==> flow/design.v <==
`timescale 1ns / 1ps
module counter #(size = 8) (clk, rst, ld, ld_val, en, up, val);
    input                 clk, rst, ld, en, up;
    input      [size-1:0] ld_val;
    output reg [size-1:0] val;
    always @(posedge clk, posedge rst) begin
        if (rst) begin
            val <= 0;
        end else if (ld) begin
            val <= ld_val;
        end else if (en) begin
            val <= (up) ? val+1 : val-1;
        end
    end
endmodule
module barrelshift #(size = 8) (barrel_in, barrel, right, barrel_out);
    input      signed [size-1:0] barrel_in;
    input                  [3:0] barrel;
    input                        right;
    output reg signed [size-1:0] barrel_out;
    always @(barrel_in, barrel, right) begin
        barrel_out = barrel_in;
        if (barrel == 1) begin
            barrel_out = (right) ? barrel_in >>> 1 : barrel_in <<< 1;
        end else if (barrel == 2) begin
            barrel_out = (right) ? barrel_in >>> 2 : barrel_in <<< 2;
        end else if (barrel == 3) begin
            barrel_out = (right) ? barrel_in >>> 3 : barrel_in <<< 3;
        end else if (barrel == 4) begin
            barrel_out = (right) ? barrel_in >>> 4 : barrel_in <<< 4;
        end else if (barrel == 5) begin
            barrel_out = (right) ? barrel_in >>> 5 : barrel_in <<< 5;
        end else if (barrel == 6) begin
            barrel_out = (right) ? barrel_in >>> 6 : barrel_in <<< 6;
        end else if (barrel == 7) begin
            barrel_out = (right) ? barrel_in >>> 7 : barrel_in <<< 7;
        end else if (barrel == 8) begin
            barrel_out = (right) ? barrel_in >>> 8 : barrel_in <<< 8;
        end else if (barrel == 9) begin
            barrel_out = (right) ? barrel_in >>> 9 : barrel_in <<< 9;
        end else if (barrel == 10) begin
            barrel_out = (right) ? barrel_in >>> 10 : barrel_in <<< 10;
        end else if (barrel == 11) begin
            barrel_out = (right) ? barrel_in >>> 11 : barrel_in <<< 11;
        end else if (barrel == 12) begin
            barrel_out = (right) ? barrel_in >>> 12 : barrel_in <<< 12;
        end else if (barrel == 13) begin
            barrel_out = (right) ? barrel_in >>> 13 : barrel_in <<< 13;
        end else if (barrel == 14) begin
            barrel_out = (right) ? barrel_in >>> 14 : barrel_in <<< 14;
        end else if (barrel == 15) begin
            barrel_out = (right) ? barrel_in >>> 15 : barrel_in <<< 15;
        end
    end
endmodule
module register #(size = 8) (clk, rst, ld, ld_val, val);
    input clk, rst, ld;
    input      signed [size-1:0] ld_val;
    output reg signed [size-1:0] val;
    always @(posedge clk, posedge rst) begin
        if (rst) begin
            val <= 0;
        end else if (ld) begin
            val <= ld_val;
        end
    end
endmodule
module cordic (clk, rst, s, angle, done, sine, cosine);
    input                   clk, rst, s;
    input   signed  [31:0]  angle;
    output  reg             done;
    output  signed  [31:0]  sine, cosine;
    reg              [1:0]  y, yn;
    wire                    z;
    wire             [3:0]  cntr_val0;
    wire    signed  [31:0]  atan [0:15];
    reg                     reg_ld_angle, reg_ld_sine, reg_ld_cosine, cntr_ld0, cntr_en0;
    wire    signed  [31:0]  reg_ld_val_angle, reg_ld_val_sine, reg_ld_val_cosine;
    wire    signed  [31:0]  reg_val_angle, reg_val_sine, reg_val_cosine, bshft_val_cosine, bshft_val_sine;
    assign atan[0]  = 450_000_000;
    assign atan[1]  = 265_650_512;
    assign atan[2]  = 140_362_435;
    assign atan[3]  = 071_250_163;
    assign atan[4]  = 035_763_344;
    assign atan[5]  = 017_899_106;
    assign atan[6]  = 008_951_737;
    assign atan[7]  = 004_476_142;
    assign atan[8]  = 002_381_050;
    assign atan[9]  = 001_119_057;
    assign atan[10] = 000_559_529;
    assign atan[11] = 000_279_765;
    assign atan[12] = 000_139_882;
    assign atan[13] = 000_069_941;
    assign atan[14] = 000_034_971;
    assign atan[15] = 000_017_485;
    always @(posedge clk, posedge rst) begin
        if (rst) begin
            y <= 0;
        end else begin
            y <= yn;
        end
    end
    always @(y, s, z) begin
        case (y)
            0: begin
                if (~s) begin
                    yn <= 0;
                end else begin
                    yn <= 1;
                end
            end
            1: begin
                if (~z) begin
                    yn <= 1;
                end else begin
                    yn <= 2;
                end
            end
            2: begin
                if (s) begin
                    yn <= 2;
                end else begin
                    yn <= 0;
                end
            end
            default: yn <= 2'bxx;
        endcase
    end
    always @(y, s) begin
        reg_ld_angle = 0; reg_ld_sine = 0; reg_ld_cosine = 0; cntr_ld0 = 0; cntr_en0 = 0; done = 0;
        case (y)
            0: begin
                reg_ld_angle = 1; cntr_ld0 = 1;
                if (s) begin
                    reg_ld_sine = 1; reg_ld_cosine = 1;
                end
            end
            1: begin
                reg_ld_angle = 1; reg_ld_sine = 1; reg_ld_cosine = 1; cntr_en0 = 1;
            end
            2: begin
                done = 1;
            end
        endcase
    end
    assign reg_ld_val_angle = (y == 0) ? angle : (reg_val_angle >= 000_000_000) ? 
        reg_val_angle - atan[cntr_val0] : reg_val_angle + atan[cntr_val0];
    assign reg_ld_val_cosine = (y == 0) ? 006_073_000 : (reg_val_angle >= 000_000_000) ?
        reg_val_cosine - bshft_val_sine : reg_val_cosine + bshft_val_sine;
    assign reg_ld_val_sine = (y == 0) ? 000_000_000 : (reg_val_angle >= 000_000_000) ?
        reg_val_sine + bshft_val_cosine : reg_val_sine - bshft_val_cosine;
    assign z = (cntr_val0 == 15);
    counter   #(4) c0 (clk, rst, cntr_ld0, 0, cntr_en0, 1, cntr_val0);
    register #(32) r_angle (clk, rst, reg_ld_angle, reg_ld_val_angle, reg_val_angle);
    register #(32) r_cosine (clk, rst, reg_ld_cosine, reg_ld_val_cosine, reg_val_cosine);
    register #(32) r_sine (clk, rst, reg_ld_sine, reg_ld_val_sine, reg_val_sine);
    barrelshift #(32) b_cosine (reg_val_cosine, cntr_val0, 1, bshft_val_cosine);
    barrelshift #(32) b_sine (reg_val_sine, cntr_val0, 1, bshft_val_sine);
    assign sine = reg_val_sine;
    assign cosine = reg_val_cosine;
endmodule
; Tool chain data of cordic
; What the tools print for cordic, step after step.
; Line numbers count from 1 in the design file above.
; Operators: Yosys type, input widths -> output width; for muxes data width and select width s.
; Library cell names are shortened.
; A cell with n/a has no value.
[design]
top = cordic
clock_port = clk
cell_library = sky130hd
pvt_corner = tt_025C_1v80

; Word-level counts
; Counts by Yosys on the flattened word-level netlist (proc, flatten, opt, wreduce; memories kept). Register bits leave out memories and registers merged into their read ports (data or address). Print and check cells are left out.
[bits]
ff_bits = 102
elab_cells = 83
output_inout_bits = 65
[op_classes]
equal = 17
cmp = 1
n_mux = 49
n_addsub = 7
reduce_and_logical = 4
[ops]
columns = cell, count
row1 = $mux 31, 30
row2 = $pmux 32 s16, 1
row3 = $mux 32, 6
row4 = $add 32x32->32, 3
row5 = $sub 32x32->32, 3
row6 = $ge 32x1->1 const B, 1
row7 = $eq 4x4->1 const B, 8
row8 = $eq 4x3->1 const B, 4
row9 = $eq 4x2->1 const B, 2
row10 = $mux 4, 2
row11 = $pmux 2 s3, 1
row12 = $mux 1, 6
row13 = $add 4x1->4 const B, 1
row14 = $eq 4x1->1 const B, 1
row15 = $logic_not 4->1, 1
row16 = $mux 2, 2
row17 = $eq 2x1->1 const B, 1
row18 = $eq 2x2->1 const B, 1
row19 = $logic_not 2->1, 1
row20 = $reduce_bool 2->1, 1
row21 = $reduce_or 2->1, 1
row22 = $pmux 1 s2, 1

; Logic depth
; Longest topological path by Yosys (ltp), each cell counted once; first at word level (registers and memories cut), then after technology mapping (sequential cells cut; the memories' decode and read muxes count).
[depth]
word_depth = 19
ABC_AREA = 0
ltp_mapped = 33

; Synthesis result
; Yosys stat after the flow's synthesis: flattened, memories mapped to cells. It holds for the ABC_AREA given above (unset counts as 0); a run with the other value may have another netlist.
[by_type]
columns = cell, count
row1 = dfrtp_1, 102
row2 = a21oi_1, 297
row3 = o21ai_0, 275
row4 = ha_1, 106
row5 = nand2_1, 254
row6 = xnor2_1, 83
row7 = xor2_1, 83
row8 = nor2_1, 151
row9 = a21o_1, 61
row10 = clkbuf_1, 122
row11 = buf_2, 83
row12 = nand2b_1, 62
row13 = o22ai_1, 62
row14 = a221oi_1, 43
row15 = nor2b_1, 59
row16 = mux2i_1, 35
row17 = o211ai_1, 40
row18 = a211oi_1, 36
; Not listed: further types 85, cells in them 771.
[synth_totals]
buf_cells = 269
cells = 2725
ffs = 103
yosys_area_um2 = 19222.2
seq_area_um2 = 2578.7
; The figures by module come from a second, unflattened synthesis with its own total; it is not the netlist above.
[hier_totals]
hier_cells = 3693
area_unflattened_um2 = 25847.3
; Rows give one instance, submodules left out.
[by_module]
columns = module, n_cells, n_inst, area_um2, mod_seq_area_um2
row1 = barrelshift (size=32), 1161, 2, 6960.4, 0.0
row2 = cordic, 1132, 1, 7551.0, 76.3
row3 = register (size=32), 69, 3, 1348.8, 800.8
row4 = counter (size=4), 32, 1, 329.1, 100.1

; Worst setup path after synthesis
; Path of least setup slack by OpenSTA after synthesis, without wires, with an ideal clock, recovery checks aside; 20% of the period is set as input and as output delay. Where synthesis merged equal registers, the netlist keeps one of their names.
[synth_path]
path_kind = register -> register
from = register c0.val[3]
to = register r_angle.val[29]
n_path_buf = 6
arrival_time_ns = 5.591
tclk_ns = 7.5
path_stages = 32
setup_slack_ns = 1.774
delay_ns = 5.726
setup_ns = 0.135
synth_period_reached_ns = 5.726
; "delay_ns" = arrival - input delay + setup time.
; "path_stages" counts driving pins, that of a launching flip-flop among them; a cell with two outputs on the path counts twice.
; "synth_period_reached_ns" is the clock period less the worst setup slack; recovery checks do not enter. This is arithmetic on one report: input and output delays are still those of the set period (20% each).
; The rows between start and end are the longest chain of elaborated cells between them; the timing report does not say that the signal goes this way. Where chains are equally long, one stands for them.
; Each line given opens the expression or statement behind the cell; cells for indexed reads and writes are added by Yosys, which also makes memories of some case tables.
; A register here has more assigning lines than the two given.
[synth_between]
cell_sequence = dfrtp_1 > buf_4 > buf_2 > buf_2 > clkbuf_1 > buf_1 > clkbuf_1 > nand2_1 > a21oi_1 > a221oi_1 > inv_1 > ha_1 > nand2_1 > nor2_1 > nand2b_1 > or3_1 > a21o_1 > nand2_1 > xnor2_1 > ha_1 > o21a_1 > o21ai_0 > a21oi_1 > o31ai_1 > nand2_1 > a21oi_1 > o21bai_1 > o221ai_1 > o21ai_0 > a31oi_1 > xor2_1 > o21ai_0
elab_chain_cells = 5
cone_cells = 21
[synth_rtl]
columns = item, line
row1 = from (decl), 5  ; output reg [size-1:0] val;
row2 = from (assign), 10  ; val <= ld_val;
row3 = from (assign), 12  ; val <= (up) ? val+1 : val-1;
row4 = $eq 4x4->1, 147  ; reg_val_angle - atan[cntr_val0] : reg_val_angle + atan[cntr_val0];
row5 = $pmux 32 s16, 147
row6 = $add 32x32->32, 147
row7 = $mux 32 (2 in a row), 146  ; assign reg_ld_val_angle = (y == 0) ? angle : (reg_val_angle >= 000_000_000) ?
row8 = to (assign), 62  ; val <= 0;
row9 = to (assign), 64  ; val <= ld_val;
row10 = to (decl), 59  ; output reg signed [size-1:0] val;

; Path in the finished layout
; From the final timing report of entry A: the path of least setup slack in the routed layout; clock arrival at registers is part of the times.
[layout_path]
path_kind = register -> register
from = register c0.val[0]
to = register r_cosine.val[31]
arrival_time_ns = 6.09
n_path_buf = 7
setup_ns = 0.07
path_stages = 31
setup_slack_ns = -1.72
tclk_ns = 4.01
; The rows between start and end are the longest chain of elaborated cells between them; the timing report does not say that the signal goes this way. Where chains are equally long, one stands for them.
; A register here has more assigning lines than the two given.
[layout_between]
cell_sequence = dfrtp_2 > buf_6 > ha_4 > buf_6 > buf_4 > buf_8 > nand2_2 > buf_4 > nand2_1 > a221o_1 > a22oi_2 > a211o_1 > a31oi_4 > buf_6 > buf_4 > o41a_1 > or3_4 > o21ai_2 > xnor2_1 > ha_1 > a21o_1 > a221oi_2 > o21ai_1 > a21oi_1 > o21ai_2 > a21o_1 > a21oi_2 > o21ai_2 > xnor2_1 > a21oi_1 > o22ai_1
elab_chain_cells = 19
cone_cells = 34
[layout_rtl]
columns = item, line
row1 = from (decl), 5  ; output reg [size-1:0] val;
row2 = from (assign), 10  ; val <= ld_val;
row3 = from (assign), 12  ; val <= (up) ? val+1 : val-1;
row4 = $eq 4x4->1, 51  ; end else if (barrel == 15) begin
row5 = $mux 31, 51
row6 = $mux 31, 49  ; end else if (barrel == 14) begin
row7 = $mux 31, 47  ; end else if (barrel == 13) begin
row8 = $mux 31, 45  ; end else if (barrel == 12) begin
row9 = $mux 31, 43  ; end else if (barrel == 11) begin
row10 = $mux 31, 41  ; end else if (barrel == 10) begin
row11 = [4 not listed], n/a
row12 = $mux 31, 31  ; end else if (barrel == 5) begin
row13 = $mux 31, 29  ; end else if (barrel == 4) begin
row14 = $mux 31, 27  ; end else if (barrel == 3) begin
row15 = $mux 31, 25  ; end else if (barrel == 2) begin
row16 = $mux 31, 23  ; if (barrel == 1) begin
row17 = $add 32x32->32, 149  ; reg_val_cosine - bshft_val_sine : reg_val_cosine + bshft_val_sine;
row18 = $mux 32 (2 in a row), 148  ; assign reg_ld_val_cosine = (y == 0) ? 006_073_000 : (reg_val_angle >= 000_000_000) ?
row19 = to (assign), 62  ; val <= 0;
row20 = to (assign), 64  ; val <= ld_val;
row21 = to (decl), 59  ; output reg signed [size-1:0] val;

; Module cordic, platform sky130hd: 6 stored runs of the flow (Yosys, OpenROAD) with differing settings, in no particular order. Input and output delays are each 20% of the period that was set; the output load is 0.01 pF.
; "achieved_clock_period_ns" = clock period - worst setup slack. The figure is calculated, with input and output delays left at 20% of the set period.
; "worst_path_allowed_less_slack_ns" means the part of the period allowed to the worst setup path (the constraints hold back 20% at inputs and 20% at outputs) less its slack; where the path has registers, the arrival times of their clocks count too.

[entry A: settings]
CELL_PAD_IN_SITES_GLOBAL_PLACEMENT = 1
CORE_ASPECT_RATIO = 0.58
CORE_MARGIN = 9
CORE_UTILIZATION = 33
HOLD_SLACK_MARGIN = 0.15
SETUP_SLACK_MARGIN = 0.3
period_ns = 4.01
CAP_MARGIN = 20
SLEW_MARGIN = 20
[entry A: results]
achieved_clock_period_ns = 5.732
yosys.chip_area_um2 = 19222.2
worst_setup_slack_ns = -1.722
worst_path_allowed_less_slack_ns = 5.73
critical_path_kind = register -> register
stdcell_area_um2 = 32318.5
die_footprint_um2 = 67585.5
worst_hold_slack_ns = 0.566
finalUtil_pct = 56.9
tns_setup_ns = -92.080

[entry B: settings]
SETUP_SLACK_MARGIN = 0.3
period_ns = 4.02
CAP_MARGIN = 20
CORE_MARGIN = 2
CORE_UTILIZATION = 40
SLEW_MARGIN = 20
[entry B: results]
achieved_clock_period_ns = 5.949
yosys.chip_area_um2 = 19222.2
worst_setup_slack_ns = -1.929
worst_path_allowed_less_slack_ns = 5.95
critical_path_kind = register -> register
stdcell_area_um2 = 32180.9
die_footprint_um2 = 49824.9
worst_hold_slack_ns = 0.555
finalUtil_pct = 67.7
tns_setup_ns = -98.948

[entry C: settings]
SETUP_SLACK_MARGIN = 0.3
period_ns = 7.22
CAP_MARGIN = 20
CORE_MARGIN = 2
CORE_UTILIZATION = 40
SLEW_MARGIN = 20
[entry C: results]
achieved_clock_period_ns = 6.940
yosys.chip_area_um2 = 19222.2
worst_setup_slack_ns = 0.280
worst_path_allowed_less_slack_ns = 6.94
critical_path_kind = register -> register
stdcell_area_um2 = 22176.3
die_footprint_um2 = 49824.9
worst_hold_slack_ns = 0.547
finalUtil_pct = 46.6
tns_setup_ns = 0.000

[entry D: settings]
CORE_ASPECT_RATIO = 0.65
CORE_MARGIN = 6
CORE_UTILIZATION = 19
GPL_TIMING_DRIVEN = 0
MAX_ROUTING_LAYER = met4
SETUP_SLACK_MARGIN = 0.22
SLEW_MARGIN = 10
period_ns = 4.02
CAP_MARGIN = 20
[entry D: results]
achieved_clock_period_ns = 6.292
yosys.chip_area_um2 = 19222.2
worst_setup_slack_ns = -2.272
worst_path_allowed_less_slack_ns = 6.29
critical_path_kind = register -> register
stdcell_area_um2 = 29593.4
die_footprint_um2 = 109124.0
worst_hold_slack_ns = 0.558
finalUtil_pct = 29.7
tns_setup_ns = -121.781

[entry E: settings]
ABC_AREA = 1
CELL_PAD_IN_SITES_DETAIL_PLACEMENT = 2
CELL_PAD_IN_SITES_GLOBAL_PLACEMENT = 1
CORE_ASPECT_RATIO = 0.58
CORE_MARGIN = 5
CORE_UTILIZATION = 20
CTS_CLUSTER_SIZE = 21
GPL_ROUTABILITY_DRIVEN = 0
HOLD_SLACK_MARGIN = 0.15
MIN_ROUTING_LAYER = met2
SETUP_SLACK_MARGIN = 0.63
SLEW_MARGIN = 10
period_ns = 4.01
CAP_MARGIN = 20
[entry E: results]
outcome = incomplete, routing halted on GRT-0232

[entry F: settings]
CELL_PAD_IN_SITES_GLOBAL_PLACEMENT = 1
CORE_ASPECT_RATIO = 0.58
CORE_MARGIN = 9
CORE_UTILIZATION = 20
CTS_CLUSTER_SIZE = 35
GPL_ROUTABILITY_DRIVEN = 0
HOLD_SLACK_MARGIN = 0.15
SETUP_SLACK_MARGIN = 0.7
SLEW_MARGIN = 10
period_ns = 4.01
CAP_MARGIN = 20
[entry F: results]
achieved_clock_period_ns = 5.749
yosys.chip_area_um2 = 19222.2
worst_setup_slack_ns = -1.739
worst_path_allowed_less_slack_ns = 5.75
critical_path_kind = register -> register
stdcell_area_um2 = 32573.7
die_footprint_um2 = 108012.0
worst_hold_slack_ns = 0.572
finalUtil_pct = 34.2
tns_setup_ns = -93.582
